==> flow/design.v <==
module convolve #(parameter KERNEL_SIZE = 9,
                  parameter DATA_WIDTH  = 8,
                  parameter KDATA_WIDTH = 8,
                  parameter ACTIVATION  = "RELU")
(
   input  logic                   clk,
   input  logic                   rst,
   input  logic                   en_convolve,
   input  logic [0:KERNEL_SIZE-1] [DATA_WIDTH-1:0] image,
   input  logic [0:KERNEL_SIZE-1][KDATA_WIDTH-1:0] kernel,  
   output logic  [DATA_WIDTH-1:0] feature_map,
   output logic                   feature_out
);
function [DATA_WIDTH-1:0] activation;
   input [DATA_WIDTH+KDATA_WIDTH+$clog2(KERNEL_SIZE)-1:0] weighted_inputs;
   begin
      case(ACTIVATION)
         "RELU": begin
            if (weighted_inputs[DATA_WIDTH+KDATA_WIDTH+$clog2(KERNEL_SIZE)-1]) activation = 0;  
            else activation = weighted_inputs[DATA_WIDTH+KDATA_WIDTH-2-1:KDATA_WIDTH-2];      
         end
         "SIGNUM": begin
            if (weighted_inputs[DATA_WIDTH+KDATA_WIDTH+$clog2(KERNEL_SIZE)-1]) activation = 0;  
            else activation = {DATA_WIDTH{1'b1}};
         end
         default: activation = 'h0;
      endcase
   end
endfunction
function [KDATA_WIDTH-1:0] twos_compl;
   input [KDATA_WIDTH-1:0] kernel;
   twos_compl = (~kernel) + 1;
endfunction
logic en_convolve_q;
logic [0:KERNEL_SIZE-1][DATA_WIDTH+KDATA_WIDTH-1:0] feat_mult_c;
logic [0:KERNEL_SIZE-1][DATA_WIDTH+KDATA_WIDTH-1:0] feat_mult_q;
logic [DATA_WIDTH+KDATA_WIDTH+$clog2(KERNEL_SIZE)-1:0] feature_map_c;
logic [0:KERNEL_SIZE-1][KDATA_WIDTH-1:0] kernel_abs;
always_comb begin
   for (int i=0;i<KERNEL_SIZE; i=i+1) begin
      kernel_abs[i] = kernel[i][KDATA_WIDTH-1] ? twos_compl(kernel[i]) : kernel[i];  
   end
end
always_comb begin
   feat_mult_c = 'h0;
   for (int i=0; i<KERNEL_SIZE; i=i+1) begin
      feat_mult_c[i][DATA_WIDTH+KDATA_WIDTH-1]     = kernel[i][KDATA_WIDTH-1];                 
      feat_mult_c[i][DATA_WIDTH+KDATA_WIDTH-2:0]   = image[i]*kernel_abs[i][KDATA_WIDTH-2:0];  
   end
end
always_comb begin
   feature_map_c = 'h0;
   for (int i=0; i<KERNEL_SIZE; i=i+1) begin
      feature_map_c = feat_mult_q[i][DATA_WIDTH+KDATA_WIDTH-1] ? feature_map_c - feat_mult_q[i][DATA_WIDTH+KDATA_WIDTH-2:0]:  
                                                                 feature_map_c + feat_mult_q[i][DATA_WIDTH+KDATA_WIDTH-2:0];   
   end
end
always_ff@(posedge clk) begin
   en_convolve_q <= en_convolve;
end
always_ff@(posedge clk, negedge rst) begin
   if (~rst) begin
      feat_mult_q <= 'h0;
      feature_map <= 'h0;
      feature_out <= 1'b0;
   end
   else begin
      if (en_convolve) begin
         feat_mult_q <= feat_mult_c;
      end
      if (en_convolve_q) begin
         feature_map <= activation(feature_map_c);  
         feature_out <= 1'b1;
      end else begin
         feature_map <= 'h0;
         feature_out <= 1'b0;
      end
   end
end
endmodule
module conv_layer # (parameter KERNEL_SIZE = 3,
                     parameter IMGCOL      = 8,
                     parameter IMGROW      = 8,
                     parameter DATA_WIDTH  = 8,
                     parameter KDATA_WIDTH = 8,
                     parameter ACTIVATION  = "RELU")
(
   input  logic                   clk,
   input  logic                   rst,
   input  logic [0:IMGROW-1][0:IMGCOL-1][DATA_WIDTH-1:0]  image,
   input  logic [0:KERNEL_SIZE-1][0:KERNEL_SIZE-1][KDATA_WIDTH-1:0] kernel,   
   output logic [0:IMGROW-KERNEL_SIZE][0:IMGCOL-KERNEL_SIZE][DATA_WIDTH-1:0]  conv_out,
   output logic                   layer_done_out
);
localparam PAD_SIZE = (KERNEL_SIZE-1)/2;
logic [0:KERNEL_SIZE*KERNEL_SIZE-1][DATA_WIDTH-1:0]  img_window;
logic [0:KERNEL_SIZE*KERNEL_SIZE-1][KDATA_WIDTH-1:0] ker_window;
logic [$clog2(IMGCOL)-1:0] col;
logic [$clog2(IMGROW+1)-1:0] row;
logic [$clog2(IMGCOL-KERNEL_SIZE):0] out_col;
logic [$clog2(IMGROW-KERNEL_SIZE):0] out_row;
logic en_convolve, layer_conv_done, feature_out;
logic [DATA_WIDTH-1:0]  activated_feature;
always_ff@(posedge clk or negedge rst) begin
   if (~rst) begin
      row <= 'h0;
      col <= 'h0;
      layer_conv_done <= 1'b0;
   end
   else begin
      if (row == IMGROW) begin
         row <= 'h0;
         col <= 'h0;
         layer_conv_done <= 1'b1;
      end else if (col==IMGCOL-1) begin
         row <= row+'h1;
         col <= 'h0;
      end else begin
         col <= col+'h1;
         layer_conv_done <= 1'b0;
      end
   end
end
assign layer_done_out = layer_conv_done;
always_comb begin
   for (int i=0; i<KERNEL_SIZE; i=i+1) begin  
      for (int j=0; j<KERNEL_SIZE; j=j+1) begin   
         ker_window[i*KERNEL_SIZE+j] = kernel[i][j];
      end
   end
end
always_ff@(posedge clk or negedge rst) begin
   if (~rst) begin
      img_window  <= 'h0;
      en_convolve <= 1'b0;
   end else begin
      if (row>PAD_SIZE-1 && row<IMGROW-PAD_SIZE &&   
          col>PAD_SIZE-1 && col<IMGCOL-PAD_SIZE)    
      begin
         en_convolve <= 1'b1;
         for (int i=0; i<KERNEL_SIZE; i=i+1) begin  
            for (int j=0; j<KERNEL_SIZE; j=j+1) begin   
               img_window[i*KERNEL_SIZE+j] <= image[row-PAD_SIZE+i][col-PAD_SIZE+j];
            end
         end
      end else begin
         en_convolve <= 1'b0;
         img_window  <= 'h0;
      end
   end
end
convolve #(
   .KERNEL_SIZE (KERNEL_SIZE*KERNEL_SIZE),
   .DATA_WIDTH  (DATA_WIDTH),
   .KDATA_WIDTH (KDATA_WIDTH),
   .ACTIVATION  (ACTIVATION)
) u_convolve (
   .clk          (clk),
   .rst          (rst),
   .en_convolve  (en_convolve),
   .image        (img_window),
   .kernel       (ker_window),
   .feature_map  (activated_feature),
   .feature_out  (feature_out)
);
always_ff@(posedge clk or negedge rst) begin
   if (~rst) begin
      out_row <= 'h0;
      out_col <= 'h0;
   end
   else if (feature_out || layer_conv_done) begin
      if (out_row == IMGROW-KERNEL_SIZE+1 || layer_conv_done) begin
         out_row <= 'h0;
         out_col <= 'h0;
      end else if (out_col==IMGCOL-KERNEL_SIZE) begin
         out_row <= out_row+'h1;
         out_col <= 'h0;
      end else begin
         out_col <= out_col+'h1;
      end
   end
end
always_ff@(posedge clk or negedge rst) begin
   if (~rst) begin
      conv_out <= 'h0;
   end else if (out_row <= IMGROW-KERNEL_SIZE && out_col <= IMGCOL-KERNEL_SIZE) begin
      conv_out[out_row][out_col] <= activated_feature;
   end
end
endmodule
module conv_top (
   input  logic         clk,
   input  logic         rst,
   input  logic [511:0] image,
   input  logic [71:0]  kernel,
   output logic [287:0] conv_out,
   output logic         layer_done_out
);
logic [0:7][0:7][7:0] image_a;
logic [0:2][0:2][7:0] kernel_a;
logic [0:5][0:5][7:0] conv_out_a;
always_comb begin
   for (int r=0; r<8; r++)
      for (int c=0; c<8; c++)
         image_a[r][c] = image[(r*8+c)*8 +: 8];
   for (int i=0; i<3; i++)
      for (int j=0; j<3; j++)
         kernel_a[i][j] = kernel[(i*3+j)*8 +: 8];
   for (int r=0; r<6; r++)
      for (int c=0; c<6; c++)
         conv_out[(r*6+c)*8 +: 8] = conv_out_a[r][c];
end
conv_layer #(
   .KERNEL_SIZE (3),
   .IMGCOL      (8),
   .IMGROW      (8),
   .DATA_WIDTH  (8),
   .KDATA_WIDTH (8),
   .ACTIVATION  ("RELU")
) u_conv_layer (
   .clk            (clk),
   .rst            (rst),
   .image          (image_a),
   .kernel         (kernel_a),
   .conv_out       (conv_out_a),
   .layer_done_out (layer_done_out)
);
endmodule
From RTL to reports: conv_top. Tool output for the design above, in the order of the flow. Lines are those of the file above, counted from 1. Library cell names are shortened. A cell with - has no value.

Design top: conv_top. Clock: clk. Library: sky130hd. Timing corner: tt_025C_1v80.

Word-level counts. Counts by Yosys on the flattened word-level netlist (proc, flatten, opt, wreduce; memories kept). Register bits leave out memories and registers merged into their read ports (data or address). Print and check cells are left out. Cells with the same type and inputs are merged into one.

Under $add $sub $neg stands 55. The entry for $mul reads 10. For divide/modulo/power cells the number is 0. The entry for $lt $le $gt $ge reads 6. Under eq/ne operators stands 5. Under shifts and indexed selects stands 11. The entry for mux-type cells reads 41. Under bitwise logic cells stands 12. The figure for reductions and logical operators is 9.

Operators with widths (number): indexed select 512 x 32 -> 8 bit (9); multiplier 8 x 7 -> 15 bit (9); adder 32 bit (10); AND 288 bit (1); OR 288 bit (1); NOT 288 bit (1); variable shift 8 x 33 -> 288 bit (1); variable shift 8 x 33 -> 288 bit with constant A (1); two-way mux 20 bit (9); adder 20 x 15 -> 20 bit (8); subtractor 20 x 15 -> 20 bit (8); two-way mux 8 bit (11); subtractor 3 x 29 -> 29 bit with constant A (3); subtractor 3 x 26 -> 26 bit with constant A (3); multiplier 32 x 2 -> 28 bit with constant B (1); adder 7 x 1 -> 7 bit with constant B (9); NOT 7 bit (9); two-way mux 7 bit (9); negation 32 -> 33 bit (1); adder 29 x 1 -> 29 bit with constant B (1); adder 29 x 2 -> 29 bit with constant B (1); adder 26 x 1 -> 26 bit with constant B (1); adder 26 x 2 -> 26 bit with constant B (1); two-way mux 4 bit (6); subtractor 1 x 15 -> 16 bit with constant A (1); adder 4 x 1 -> 4 bit with constant B (3); subtractor 3 x 4 -> 5 bit with constant A (2); less-or-equal comparator 4 x 3 -> 1 bit with constant B (2).

Not listed: further kinds 17, cells in them 27.

The entry for bits in registers reads 531. Under latch bits stands 0. Under RAM bits stands 0. For ROM bits the number is 0. Under clocked read ports x word width stands 0. The entry for memory cells reads 0. Input port bits: 586. The entry for output and inout port bits reads 289. The figure for elaborated cells is 161.

Logic depth. Yosys ltp: most cells in a row. Word level: on the elaborated netlist, between registers, memories and ports. Mapped: between sequential cells and ports; inverters and the memories' decode and read muxes count.

For depth in word-level cells the number is 20. For ABC_AREA the number is 0. The figure for gate-level depth with buffers is 57. For depth with buffers taken out the number is 57.

Synthesis result. Source: synth_stat.txt of the flow (Yosys; design flattened, memories mapped). It holds for the ABC_AREA given above (unset counts as 0); a run with the other value may have another netlist. Totals and module areas in this step are rounded.

Cell types: dfrtp_1 (number 530, total area 1.33E+04 um2); mux4_2 (number 302, total area 6.8E+03 um2); ha_1 (number 529, total area 6.62E+03 um2); mux2_2 (number 515, total area 5.8E+03 um2); fa_1 (number 281, total area 5.63E+03 um2); xnor2_1 (number 368, total area 3.22E+03 um2); nand2_1 (number 705, total area 2.65E+03 um2); mux2i_1 (number 214, total area 2.14E+03 um2); inv_1 (number 494, total area 1.85E+03 um2); a21oi_1 (number 338, total area 1.69E+03 um2); nor2_1 (number 388, total area 1.46E+03 um2); and2_1 (number 224, total area 1.4E+03 um2); o21ai_0 (number 167, total area 835.802 um2); xor2_1 (number 85, total area 744.464 um2); clkbuf_1 (number 196, total area 735.706 um2); o21bai_1 (number 91, total area 683.155 um2); a211oi_1 (number 78, total area 585.562 um2); a21o_1 (number 66, total area 495.475 um2).

Not listed: further types 60, cells in them 651.

The figure for mapped cells is 6222. For mapped area the number is 61030 um2. The entry for area of sequential cells reads 13280 um2. The entry for mapped flip-flops reads 531. For buffers the number is 268.

The figures by module come from a second, unflattened synthesis with its own total; it is not the netlist above.

The figure for cell total of the unflattened synthesis is 6053. For area (unflattened synthesis) the number is 61280 um2.

Rows give one instance, submodules left out.

Modules: conv_layer (times used 1, cells 2460, area 30880 um2, sequential area 9434 um2); convolve (times used 1, cells 3593, area 30400 um2, sequential area 3849 um2); conv_top (times used 1, cells 0, area 0.0 um2, sequential area 0.0 um2).

Timing after synthesis. OpenSTA on the mapped netlist: ideal clock, no wires. The path of least setup slack (recovery checks aside). Input and output delay are each 20% of the period. Register names are those of the netlist, which keeps one name where synthesis merged equal registers.

Path type: register to register. Start point: reg u_conv_layer.u_convolve.feat_mult_q. End point: reg u_conv_layer.u_convolve.feature_map[0]. Period: 11.0 ns. For library setup time the number is 0.132 ns. The figure for launch time at the first pin is 0.000 ns. The entry for arrival time reads 9.933 ns. The figure for required time is 10.868 ns. Under setup slack stands 0.935 ns. Path delay: 10.065 ns. Driving pins on the path: 50. The figure for buffers on the path is 0. The entry for synthesis period reached reads 10.065 ns.

"path delay" is the arrival time less input delay plus setup time. "driving pins on the path" counts driving pins, that of a launching flip-flop among them; a cell with two outputs on the path counts twice. "synthesis period reached" = period - worst setup slack (recovery checks aside). The figure is calculated, with input and output delays left at 20% of the set period. An end named without its bit number is one bit of that signal or, where synthesis recoded a state register, one of its new flip-flops. Between the ends stands the longest chain of elaborated cells between them, by number of cells; it is not shown to be the way that was timed. Of several equally long chains one is given. A line is the first line of the expression or statement that the cell stems from. Yosys adds cells for indexed reads and writes and turns some case tables into memories. At most two assigning lines are given for a register; there are more.

Cell sequence: dfrtp_1 > inv_1 > ha_1 > mux2_2 > fa_1 > nor2b_1 > o21ai_0 > a21boi_0 > o21ai_0 > a21boi_0 > o21a_1 > nor2_1 > o21ai_0 > a21oi_1 > ha_1 > or3_1 > a311oi_1 > nor3_1 > [... 14 more ...] > nand2_1 > or2_2 > o21ai_0 > xnor2_1 > ha_1 > o21a_1 > nor2_1 > a21oi_1 > xnor2_1 > ha_1 > o2111ai_1 > o21ai_0 > a31oi_1 > xnor3_1 > xnor2_1 > xnor3_1 > xnor2_2 > nor2_1. For cells in the longest elaborated chain the number is 18. The figure for elaborated cells between the ends (all ways) is 26. The figure for RTL lines with such cells is 4. Classes of those cells: 16 x add/sub; 10 x mux.

RTL lines, path after synthesis: from (decl) (RTL line 36) `logic [0:KERNEL_SIZE-1][DATA_WIDTH+KDATA_WIDTH-1:0] feat_mult_q;`; from (assign) (RTL line 63) `feat_mult_q <= 'h0;`; from (assign) (RTL line 69) `feat_mult_q <= feat_mult_c;`; adder 20 x 15 -> 20 bit (RTL line 55) `feature_map_c + feat_mult_q[i][DATA_WIDTH+KDATA_WIDTH-2:0];`; two-way mux 20 bit (RTL line 54) `feature_map_c = feat_mult_q[i][DATA_WIDTH+KDATA_WIDTH-1] ? feature_map_c - feat_mult_q[i][DATA_WIDTH+KDATA_WID ...`; adder 20 x 15 -> 20 bit (RTL line 55); two-way mux 20 bit (RTL line 54); adder 20 x 15 -> 20 bit (RTL line 55); two-way mux 20 bit (RTL line 54); adder 20 x 15 -> 20 bit (RTL line 55); [... 4 more ...]; two-way mux 20 bit (RTL line 54); adder 20 x 15 -> 20 bit (RTL line 55); two-way mux 20 bit (RTL line 54); adder 20 x 15 -> 20 bit (RTL line 55); two-way mux 20 bit (RTL line 54); two-way mux 8 bit (RTL line 19) `if (weighted_inputs[DATA_WIDTH+KDATA_WIDTH+$clog2(KERNEL_SIZE)-1]) activation = 0;`; two-way mux 8 bit (RTL line 71) `if (en_convolve_q) begin`; to (assign) (RTL line 72) `feature_map <= activation(feature_map_c);`; to (assign) (RTL line 75) `feature_map <= 'h0;`; to (decl) (RTL line 11) `output logic  [DATA_WIDTH-1:0] feature_map,`.

Worst path after layout. From the final timing report of run 1: the path of least setup slack in the routed layout; clock arrival at registers is part of the times.

Path type: register to register. Start point: reg u_conv_layer.u_convolve.feat_mult_q. End point: reg u_conv_layer.u_convolve.feature_map[0]. Period: 5.84 ns. For library setup time the number is 0.14 ns. The figure for launch time at the first pin is 0.66 ns. The entry for arrival time reads 10.50 ns. The figure for required time is 6.36 ns. Under setup slack stands -4.15 ns. Driving pins on the path: 54. The figure for buffers on the path is 4.

An end named without its bit number is one bit of that signal or, where synthesis recoded a state register, one of its new flip-flops. Between the ends stands the longest chain of elaborated cells between them, by number of cells; it is not shown to be the way that was timed. Of several equally long chains one is given. At most two assigning lines are given for a register; there are more.

Cell sequence: dfrtp_1 > inv_2 > ha_4 > mux2_4 > inv_1 > ha_1 > a21o_1 > a21oi_4 > xnor2_2 > ha_1 > buf_4 > a21oi_2 > o21bai_1 > a21oi_4 > o21bai_1 > a21oi_2 > xnor2_2 > ha_1 > [... 18 more ...] > a21oi_4 > o21ai_4 > xnor2_2 > ha_1 > o21a_1 > nor2_2 > a21oi_2 > xnor2_1 > ha_1 > a21oi_2 > o21ai_1 > a31oi_1 > xnor3_1 > xnor2_1 > xnor3_1 > xnor2_2 > buf_6 > nor2_4. For cells in the longest elaborated chain the number is 18. The figure for elaborated cells between the ends (all ways) is 26. The figure for RTL lines with such cells is 4. Classes of those cells: 16 x add/sub; 10 x mux.

RTL lines, path post-layout: from (decl) (RTL line 36) `logic [0:KERNEL_SIZE-1][DATA_WIDTH+KDATA_WIDTH-1:0] feat_mult_q;`; from (assign) (RTL line 63) `feat_mult_q <= 'h0;`; from (assign) (RTL line 69) `feat_mult_q <= feat_mult_c;`; adder 20 x 15 -> 20 bit (RTL line 55) `feature_map_c + feat_mult_q[i][DATA_WIDTH+KDATA_WIDTH-2:0];`; two-way mux 20 bit (RTL line 54) `feature_map_c = feat_mult_q[i][DATA_WIDTH+KDATA_WIDTH-1] ? feature_map_c - feat_mult_q[i][DATA_WIDTH+KDATA_WID ...`; adder 20 x 15 -> 20 bit (RTL line 55); two-way mux 20 bit (RTL line 54); adder 20 x 15 -> 20 bit (RTL line 55); two-way mux 20 bit (RTL line 54); adder 20 x 15 -> 20 bit (RTL line 55); [... 4 more ...]; two-way mux 20 bit (RTL line 54); adder 20 x 15 -> 20 bit (RTL line 55); two-way mux 20 bit (RTL line 54); adder 20 x 15 -> 20 bit (RTL line 55); two-way mux 20 bit (RTL line 54); two-way mux 8 bit (RTL line 19) `if (weighted_inputs[DATA_WIDTH+KDATA_WIDTH+$clog2(KERNEL_SIZE)-1]) activation = 0;`; two-way mux 8 bit (RTL line 71) `if (en_convolve_q) begin`; to (assign) (RTL line 72) `feature_map <= activation(feature_map_c);`; to (assign) (RTL line 75) `feature_map <= 'h0;`; to (decl) (RTL line 11) `output logic  [DATA_WIDTH-1:0] feature_map,`.

Appendix: measured runs

Record of 3 stored runs of the RTL-to-layout flow on conv_top, platform sky130hd. The runs are unordered. Constraints: input delay and output delay 20% of the set period each, output load 0.01 pF. "achieved period" = clock period - worst setup slack. The figure is calculated, with input and output delays left at 20% of the set period. "time of the worst setup path": the worst setup path's part of the clock period (all of it between registers, 20% less for each end at a port) less its slack. A launch clock that arrives late makes it longer, a capture clock that arrives late makes it shorter. The measured numbers are rounded.

Run 1 has these settings: CELL_PAD_IN_SITES_DETAIL_PLACEMENT 0; CORE_ASPECT_RATIO 0.63; CORE_UTILIZATION 50; CTS_CLUSTER_SIZE 59; GPL_ROUTABILITY_DRIVEN 0; MAX_ROUTING_LAYER met5; PLACE_DENSITY_LB_ADDON 0.05; SETUP_SLACK_MARGIN 1.1; TNS_END_PERCENT 85; period_ns 5.84; CAP_MARGIN 20; CORE_MARGIN 2; SLEW_MARGIN 20. The mapped cell area after synthesis stands at 61030 um2. The full die area stands at 124900 um2. The standard-cell area of the final layout comes to 84660 um2. The utilization in the final report stands at 70.1%. The worst setup slack after layout is -4.146 ns. For the final setup TNS the run shows -73.67 ns. For the achieved period the run shows 9.986 ns. The time of the worst setup path stands at 9.99 ns. Worst setup path type: register to register.

Run 2 has these settings: ABC_AREA 1; CAP_MARGIN 5; CELL_PAD_IN_SITES_DETAIL_PLACEMENT 1; CELL_PAD_IN_SITES_GLOBAL_PLACEMENT 2; CORE_ASPECT_RATIO 0.86; CORE_MARGIN 5; CORE_UTILIZATION 50; CTS_CLUSTER_DIAMETER 124; CTS_CLUSTER_SIZE 59; GPL_ROUTABILITY_DRIVEN 1; GPL_TIMING_DRIVEN 0; MAX_ROUTING_LAYER met5; PLACE_DENSITY_LB_ADDON 0.18; SLEW_MARGIN 40; TNS_END_PERCENT 80; period_ns 6.92. Outcome: not finished: placement ended with error FLW-0024.

Run 3 has these settings: CORE_UTILIZATION 40; PLACE_DENSITY 0.6; SETUP_SLACK_MARGIN -0.1; period_ns 10.4; CAP_MARGIN 20; CORE_MARGIN 2; SLEW_MARGIN 20. The mapped cell area after synthesis stands at 61030 um2. The full die area stands at 155700 um2. The standard-cell area of the final layout comes to 75480 um2. The utilization in the final report stands at 49.7%. The worst setup slack after layout is 0.424 ns. For the final setup TNS the run shows 0.000 ns. For the achieved period the run shows 9.976 ns. The time of the worst setup path stands at 9.98 ns. Worst setup path type: register to register.
